==> flow/design.v <==
module izhikevich_neuron #(parameter DT = 16'h0100)  
(
    input wire clk,
    input wire rst,
    input wire [15:0] I,           
    output reg spike               
);
    reg signed [15:0] v, u;
    wire signed [15:0] a = 16'h0051;    
    wire signed [15:0] b = 16'h0200;    
    wire signed [15:0] c = -16'sd16640;  
    wire signed [15:0] d = 16'h0800;    
    wire signed [15:0] v_sq;
    wire signed [15:0] term1, term2, term3, dv_raw, du_raw;
    wire signed [15:0] bv;
    localparam signed [15:0] V_THRESH = 16'd7680;  
    cordic_mult sq_v (.x(v), .y(v), .out(v_sq));
    cordic_mult mul_004 (.x(16'h0148), .y(v_sq), .out(term1));
    cordic_mult mul_5v (.x(16'h0500), .y(v), .out(term2));
    assign term3 = 16'd35840;  
    assign dv_raw = term1 + term2 + term3 - u + I;
    cordic_mult mul_bv (.x(b), .y(v), .out(bv));
    assign du_raw = (bv - u);
    wire signed [15:0] du;
    cordic_mult mul_a (.x(a), .y(du_raw), .out(du));
    wire signed [31:0] dv_dt = dv_raw * $signed(DT);
    wire signed [31:0] du_dt = du * $signed(DT);
    always @(posedge clk or posedge rst) begin
        if (rst) begin
            v <= c;
            u <= 0;
            spike <= 0;
        end else begin
            if (v >= V_THRESH) begin
                v <= c;
                u <= u + d;
                spike <= 1;
            end else begin
                v <= v + dv_dt[23:8];  
                u <= u + du_dt[23:8];
                spike <= 0;
            end
        end
    end
endmodule
module cordic_mult(
    input signed [15:0] x,
    input signed [15:0] y,
    output signed [15:0] out
);
    wire signed [31:0] temp;
    assign temp = x * y;
    assign out = temp[23:8];  
endmodule
Hand-over note for izhikevich_neuron

* Step by step through the tools: izhikevich_neuron
Module izhikevich_neuron before and after one edit of its RTL, step after step.
"unedited" refers to lines of the RTL above, "edited" to lines of the edited file.
"difference" is "edited" less "unedited", of the values as shown; "rel. change" is that difference over "unedited", in percent.
Cell names lack the library's common part.
A cell with n/a has no value.
- Top :: izhikevich_neuron
- Clock :: clk
- Library :: sky130hd
- Corner :: tt_025C_1v80

* Diff
The edit as a unified diff against the file above.
A script made this edit. It changes what the design does and was not meant as an optimisation.
#+begin_src diff
@@ -34,5 +34,5 @@
             if (v >= V_THRESH) begin
                 v <= c;
-                u <= u + d;
+                u <= u ^ d;
                 spike <= 1;
             end else begin
#+end_src

* Word-level counts
Yosys after proc, flatten, opt, wreduce and memory -nomap, before mapping. Memory bits, and registers merged into a memory's read port (data or address), are not among the register bits. Print and check cells are not counted. Equal cells are merged and count once.
** Word-level totals
- output and inout bits :: unedited 1, edited 1, difference 0, rel. change 0.00%
- bits of input ports :: unedited 18, edited 18, difference 0, rel. change 0.00%
- cells after elaboration :: unedited 19, edited 20, difference +1, rel. change +5.26%
- bits in registers :: unedited 33, edited 33, difference 0, rel. change 0.00%
** Operators by class
- multiplexer cells :: unedited 3, edited 3, difference 0, rel. change 0.00%
- $add $sub $neg :: unedited 8, edited 7, difference -1, rel. change -12.50%
- bitwise operators :: unedited 0, edited 1, difference +1
- $lt $le $gt $ge :: unedited 1, edited 1, difference 0, rel. change 0.00%
- $mul :: unedited 4, edited 4, difference 0, rel. change 0.00%
** Operator list
- 16-bit by 13-bit adder with 16-bit output with constant B :: unedited 1, edited 0, difference -1, rel. change -100.00%
- 1-bit NOT :: unedited 0, edited 1, difference +1
- 16-bit adder :: unedited 4, edited 4, difference 0, rel. change 0.00%
- 16-bit two-way mux :: unedited 2, edited 2, difference 0, rel. change 0.00%
- 16-bit subtractor :: unedited 2, edited 2, difference 0, rel. change 0.00%
- 16-bit adder with constant B :: unedited 1, edited 1, difference 0, rel. change 0.00%
- 16-bit by 14-bit greater-or-equal comparator with 1-bit output with constant B :: unedited 1, edited 1, difference 0, rel. change 0.00%
- 16-bit by 16-bit multiplier with 24-bit output :: unedited 1, edited 1, difference 0, rel. change 0.00%
- 4-bit by 16-bit multiplier with 16-bit output with constant A :: unedited 1, edited 1, difference 0, rel. change 0.00%
- 7-bit by 16-bit multiplier with 21-bit output with constant A :: unedited 1, edited 1, difference 0, rel. change 0.00%
- 8-bit by 16-bit multiplier with 24-bit output with constant A :: unedited 1, edited 1, difference 0, rel. change 0.00%
- 1-bit two-way mux :: unedited 1, edited 1, difference 0, rel. change 0.00%

* Longest topological paths
Longest topological path by Yosys (ltp), each cell counted once; first at word level (registers and memories cut), then after technology mapping (sequential cells cut; the memories' decode and read muxes count).
** Depth
- depth after elaboration :: unedited 8, edited 8, difference 0, rel. change 0.00%
- ABC_AREA :: unedited 0, edited 0
- gate-level depth with buffers :: unedited 49, edited 51, difference +2, rel. change +4.08%
- gate-level depth less buffers :: unedited 47, edited 50, difference +3, rel. change +6.38%

* Synthesis result
Source: synth_stat.txt of the flow (Yosys; design flattened, memories mapped). It holds for the ABC_AREA given above (unset counts as 0); a run with the other value may have another netlist.
** Mapped netlist
- cell area after synthesis (µm²) :: unedited 14642.8, edited 14418.8, difference -224.0, rel. change -1.53%
- standard cells after synthesis :: unedited 1637, edited 1602, difference -35, rel. change -2.14%
- mapped flip-flops :: unedited 33, edited 33, difference 0, rel. change 0.00%
- area of sequential cells (µm²) :: unedited 834.6, edited 834.6, difference 0.0, rel. change 0.00%
- buffers :: unedited 25, edited 22, difference -3, rel. change -12.00%
** Cells by type
- inv_1 :: unedited 467, edited 449, difference -18, rel. change -3.85%
- nor2_1 :: unedited 64, edited 80, difference +16, rel. change +25.00%
- a21o_1 :: unedited 23, edited 15, difference -8, rel. change -34.78%
- xnor2_1 :: unedited 91, edited 84, difference -7, rel. change -7.69%
- nor2b_1 :: unedited 20, edited 13, difference -7, rel. change -35.00%
- o211ai_1 :: unedited 1, edited 8, difference +7, rel. change +700.00%
- nand2_1 :: unedited 93, edited 88, difference -5, rel. change -5.38%
- nand2b_1 :: unedited 12, edited 7, difference -5, rel. change -41.67%
- a21oi_1 :: unedited 53, edited 57, difference +4, rel. change +7.55%
- nand3_1 :: unedited 18, edited 14, difference -4, rel. change -22.22%
- o21bai_1 :: unedited 7, edited 11, difference +4, rel. change +57.14%
- a21boi_0 :: unedited 6, edited 2, difference -4, rel. change -66.67%
- o31ai_1 :: unedited 5, edited 9, difference +4, rel. change +80.00%
- nand3b_1 :: unedited 4, edited 0, difference -4, rel. change -100.00%
- nor3_1 :: unedited 19, edited 16, difference -3, rel. change -15.79%
- nand4_1 :: unedited 7, edited 4, difference -3, rel. change -42.86%
- a31oi_1 :: unedited 6, edited 3, difference -3, rel. change -50.00%
- and2_1 :: unedited 47, edited 49, difference +2, rel. change +4.26%
The list need not be complete.
By module: a second synthesis without flattening, with its own total; a netlist apart from the flattened one above.
** Unflattened totals
- cells (unflattened synthesis) :: unedited 4765, edited 4853, difference +88, rel. change +1.85%
- area total of the unflattened synthesis (µm²) :: unedited 41788.8, edited 42183.0, difference +394.2, rel. change +0.94%
Rows give one instance, submodules left out.
** By module, unedited
- cordic_mult :: cells 847, area 7409.6 µm², sequential area 0.0 µm², times used 5
- izhikevich_neuron :: cells 530, area 4740.8 µm², sequential area 834.6 µm², times used 1
** By module, edited
- cordic_mult :: cells 867, area 7533.5 µm², sequential area 0.0 µm², times used 5
- izhikevich_neuron :: cells 518, area 4515.6 µm², sequential area 834.6 µm², times used 1

* Path before layout
OpenSTA on the mapped netlist: ideal clock, no wires. The path of least setup slack (recovery checks aside). Input and output delay are each 20% of the period. Register names are those of the netlist, which keeps one name where synthesis merged equal registers.
** Timing post-synthesis
- path type :: unedited flip-flop to flip-flop, edited flip-flop to flip-flop
- start :: unedited register v[11], edited register v[4]
- end :: unedited register v[15], edited register v[15]
- period (ns) :: unedited 12.0, edited 12.0, difference 0.0, rel. change 0.00%
- path buffers :: unedited 2, edited 1, difference -1, rel. change -50.00%
- arrival time (ns) :: unedited 11.461, edited 11.712, difference +0.251, rel. change +2.19%
- path delay (ns) :: unedited 11.545, edited 11.802, difference +0.257, rel. change +2.23%
- driving pins on the path :: unedited 47, edited 48, difference +1, rel. change +2.13%
- path slack (ns) :: unedited 0.455, edited 0.198, difference -0.257
- data required time (ns) :: unedited 11.916, edited 11.910, difference -0.006, rel. change -0.05%
- synthesis period reached (ns) :: unedited 11.545, edited 11.802, difference +0.257, rel. change +2.23%
"path delay" is the arrival time less input delay plus setup time.
"driving pins on the path" counts driving pins, that of a launching flip-flop among them; a cell with two outputs on the path counts twice.
"synthesis period reached" is the clock period less the worst setup slack; recovery checks do not enter. This is arithmetic on one report: input and output delays are still those of the set period (20% each).
Between the ends stands the longest chain of elaborated cells between them, by number of cells; it is not shown to be the way that was timed. Of several equally long chains one is given.
A line is the first line of the expression or statement that the cell stems from. Yosys adds cells for indexed reads and writes and turns some case tables into memories.
At most two assigning lines are given for a register; there are more.
On the way, post-synthesis, unedited:
- Cell sequence :: dfstp_2 clkbuf_1 nand2_1 fa_1 fa_1 fa_1 inv_1 fa_1 fa_1 inv_1 fa_1 inv_1 ha_1 clkbuf_1 a21o_1 a21oi_1 o21bai_1 a21o_1 [11 not listed] a21oi_1 nand3b_1 a21oi_1 xnor2_1 fa_1 fa_1 inv_1 fa_1 fa_1 inv_1 ha_1 or2_2 a21oi_1 a31oi_1 a31oi_1 xnor2_1 xnor3_1 or2_2
- Cells in the longest elaborated chain :: 8
- Elaborated cells on any way between the ends :: 10
** RTL lines, path post-synthesis, unedited
- start, declared :: RTL line 8 : reg signed [15:0] v, u;
- start, assigned :: RTL line 30 : v <= c;
- start, assigned :: RTL line 35 : v <= c;
- 16-bit by 16-bit multiplier with 24-bit output :: RTL line 52 : assign temp = x * y;
- 7-bit by 16-bit multiplier with 21-bit output :: RTL line 52
- 16-bit adder x2 :: RTL line 21 : assign dv_raw = term1 + term2 + term3 - u + I;
- 16-bit subtractor :: RTL line 21
- 16-bit adder :: RTL line 21
- 16-bit adder :: RTL line 39 : v <= v + dv_dt[23:8];
- 16-bit two-way mux :: RTL line 34 : if (v >= V_THRESH) begin
- end, assigned :: RTL line 30
- end, assigned :: RTL line 35
- end, declared :: RTL line 8
On the way, post-synthesis, edited:
- Cell sequence :: dfrtp_1 clkbuf_1 nand2_1 fa_1 inv_1 fa_1 ha_1 fa_1 inv_1 fa_1 fa_1 inv_1 ha_1 a21oi_1 o21ai_0 a2111oi_0 a21oi_1 a21oi_1 [12 not listed] a21oi_1 xnor2_1 ha_1 inv_1 fa_1 fa_1 fa_1 inv_1 ha_1 and2_1 o21ai_0 o31ai_1 o41ai_1 o21bai_1 a21oi_1 xnor2_1 xnor2_1 nand2_1
- Cells in the longest elaborated chain :: 8
- Elaborated cells on any way between the ends :: 10
** RTL lines, path post-synthesis, edited
- start, declared :: RTL line 8 : reg signed [15:0] v, u;
- start, assigned :: RTL line 30 : v <= c;
- start, assigned :: RTL line 35 : v <= c;
- 16-bit by 16-bit multiplier with 24-bit output :: RTL line 52 : assign temp = x * y;
- 7-bit by 16-bit multiplier with 21-bit output :: RTL line 52
- 16-bit adder x2 :: RTL line 21 : assign dv_raw = term1 + term2 + term3 - u + I;
- 16-bit subtractor :: RTL line 21
- 16-bit adder :: RTL line 21
- 16-bit adder :: RTL line 39 : v <= v + dv_dt[23:8];
- 16-bit two-way mux :: RTL line 34 : if (v >= V_THRESH) begin
- end, assigned :: RTL line 30
- end, assigned :: RTL line 35
- end, declared :: RTL line 8

* Path in the finished layout
Path of least setup slack in the final report of the runs of pair A (OpenROAD, finished layout, wires in). Where an end is a register, its clock arrival counts in the times.
** Timing post-layout
- path type :: unedited flip-flop to flip-flop, edited flip-flop to flip-flop
- start :: unedited register v[10], edited register v[9]
- end :: unedited register v[15], edited register v[15]
- data required time (ns) :: unedited 11.92, edited 11.91, difference -0.01, rel. change -0.08%
- driving pins on the path :: unedited 45, edited 51, difference +6, rel. change +13.33%
- path buffers :: unedited 1, edited 8, difference +7, rel. change +700.00%
- period (ns) :: unedited 11.7, edited 11.7, difference 0.0, rel. change 0.00%
- path slack (ns) :: unedited 0.28, edited 0.38, difference +0.10
- arrival time (ns) :: unedited 11.64, edited 11.54, difference -0.10, rel. change -0.86%
Between the ends stands the longest chain of elaborated cells between them, by number of cells; it is not shown to be the way that was timed. Of several equally long chains one is given.
At most two assigning lines are given for a register; there are more.
On the way, post-layout, unedited:
- Cell sequence :: dfstp_2 nand2_2 fa_1 fa_1 fa_1 inv_1 fa_1 fa_1 inv_2 fa_1 inv_2 ha_4 a21o_1 a21oi_4 o21bai_1 a21o_1 o21bai_4 xnor2_2 [9 not listed] nor3_2 o211ai_1 a31o_2 a21oi_1 xnor2_1 ha_1 fa_1 inv_1 fa_1 fa_1 inv_1 ha_2 a21oi_2 a31oi_2 a31oi_1 xnor2_1 xnor3_1 or2_4
- Cells in the longest elaborated chain :: 8
- Elaborated cells on any way between the ends :: 10
** RTL lines, path post-layout, unedited
- start, declared :: RTL line 8 : reg signed [15:0] v, u;
- start, assigned :: RTL line 30 : v <= c;
- start, assigned :: RTL line 35 : v <= c;
- 16-bit by 16-bit multiplier with 24-bit output :: RTL line 52 : assign temp = x * y;
- 7-bit by 16-bit multiplier with 21-bit output :: RTL line 52
- 16-bit adder x2 :: RTL line 21 : assign dv_raw = term1 + term2 + term3 - u + I;
- 16-bit subtractor :: RTL line 21
- 16-bit adder :: RTL line 21
- 16-bit adder :: RTL line 39 : v <= v + dv_dt[23:8];
- 16-bit two-way mux :: RTL line 34 : if (v >= V_THRESH) begin
- end, assigned :: RTL line 30
- end, assigned :: RTL line 35
- end, declared :: RTL line 8
On the way, post-layout, edited:
- Cell sequence :: dfstp_2 buf_12 buf_4 buf_4 and2_1 fa_1 inv_1 fa_1 fa_1 inv_1 fa_1 fa_1 inv_1 fa_1 inv_1 ha_1 o21ai_1 or3_1 [15 not listed] a21oi_1 xnor2_1 fa_1 fa_1 inv_1 fa_1 fa_1 inv_1 ha_4 nor3_2 nor2_1 o41ai_2 buf_4 o21bai_1 a21oi_1 xnor2_1 xnor2_1 nand2_1
- Cells in the longest elaborated chain :: 8
- Elaborated cells on any way between the ends :: 10
** RTL lines, path post-layout, edited
- start, declared :: RTL line 8 : reg signed [15:0] v, u;
- start, assigned :: RTL line 30 : v <= c;
- start, assigned :: RTL line 35 : v <= c;
- 16-bit by 16-bit multiplier with 24-bit output :: RTL line 52 : assign temp = x * y;
- 7-bit by 16-bit multiplier with 21-bit output :: RTL line 52
- 16-bit adder x2 :: RTL line 21 : assign dv_raw = term1 + term2 + term3 - u + I;
- 16-bit subtractor :: RTL line 21
- 16-bit adder :: RTL line 21
- 16-bit adder :: RTL line 39 : v <= v + dv_dt[23:8];
- 16-bit two-way mux :: RTL line 34 : if (v >= V_THRESH) begin
- end, assigned :: RTL line 30
- end, assigned :: RTL line 35
- end, declared :: RTL line 8

* Flow runs
Runs of the flow (Yosys, OpenROAD) on both versions; the two runs of a pair have the same settings. The constraints put input and output delay at 20% of the set period each and load the outputs with 0.01 pF.
Settings, pair A:
- CORE_UTILIZATION :: 40
- PLACE_DENSITY :: 0.6
- period_ns :: 11.7
- CAP_MARGIN :: 20
- CORE_MARGIN :: 2
- SLEW_MARGIN :: 20
** Final reports, pair A
- post-route setup TNS (ns) :: unedited 0.000, edited 0.000, difference 0.000
- utilization of the finished layout (%) :: unedited 46.0, edited 47.2, difference +1.2
- netlist area reported by Yosys (µm²) :: unedited 14642.8, edited 14418.8, difference -224.0, rel. change -1.53%
- standard-cell area after layout (µm²) :: unedited 16716.0, edited 16774.8, difference +58.8, rel. change +0.35%
- lowest setup slack (ns) :: unedited 0.276, edited 0.376, difference +0.100
- period achieved (ns) :: unedited 11.424, edited 11.324, difference -0.100, rel. change -0.88%
- final worst hold slack (ns) :: unedited 0.529, edited 0.517, difference -0.012
- total die area (µm²) :: unedited 38153.8, edited 37581.7, difference -572.1, rel. change -1.50%
Settings, pair B:
- ABC_AREA :: 1
- CORE_UTILIZATION :: 31
- CTS_CLUSTER_DIAMETER :: 112
- GPL_ROUTABILITY_DRIVEN :: 1
- MAX_ROUTING_LAYER :: met4
- period_ns :: 8.7
- CAP_MARGIN :: 20
- CORE_MARGIN :: 2
- SLEW_MARGIN :: 20
** Final reports, pair B
- post-route setup TNS (ns) :: unedited -18.093, edited -21.129, difference -3.036
- utilization of the finished layout (%) :: unedited 42.0, edited 42.4, difference +0.4
- netlist area reported by Yosys (µm²) :: unedited 15688.8, edited 15244.6, difference -444.2, rel. change -2.83%
- standard-cell area after layout (µm²) :: unedited 21028.9, edited 20656.1, difference -372.8, rel. change -1.77%
- lowest setup slack (ns) :: unedited -1.942, edited -2.239, difference -0.297
- period achieved (ns) :: unedited 10.642, edited 10.938, difference +0.296, rel. change +2.78%
- final worst hold slack (ns) :: unedited 0.554, edited 0.528, difference -0.026
- total die area (µm²) :: unedited 52425.0, edited 50965.3, difference -1459.7, rel. change -2.78%
"period achieved": clock period set for the run, less the worst setup slack. It is reckoned from that one timing run; input and output delays stay at 20% of the period that was set.

End of note.
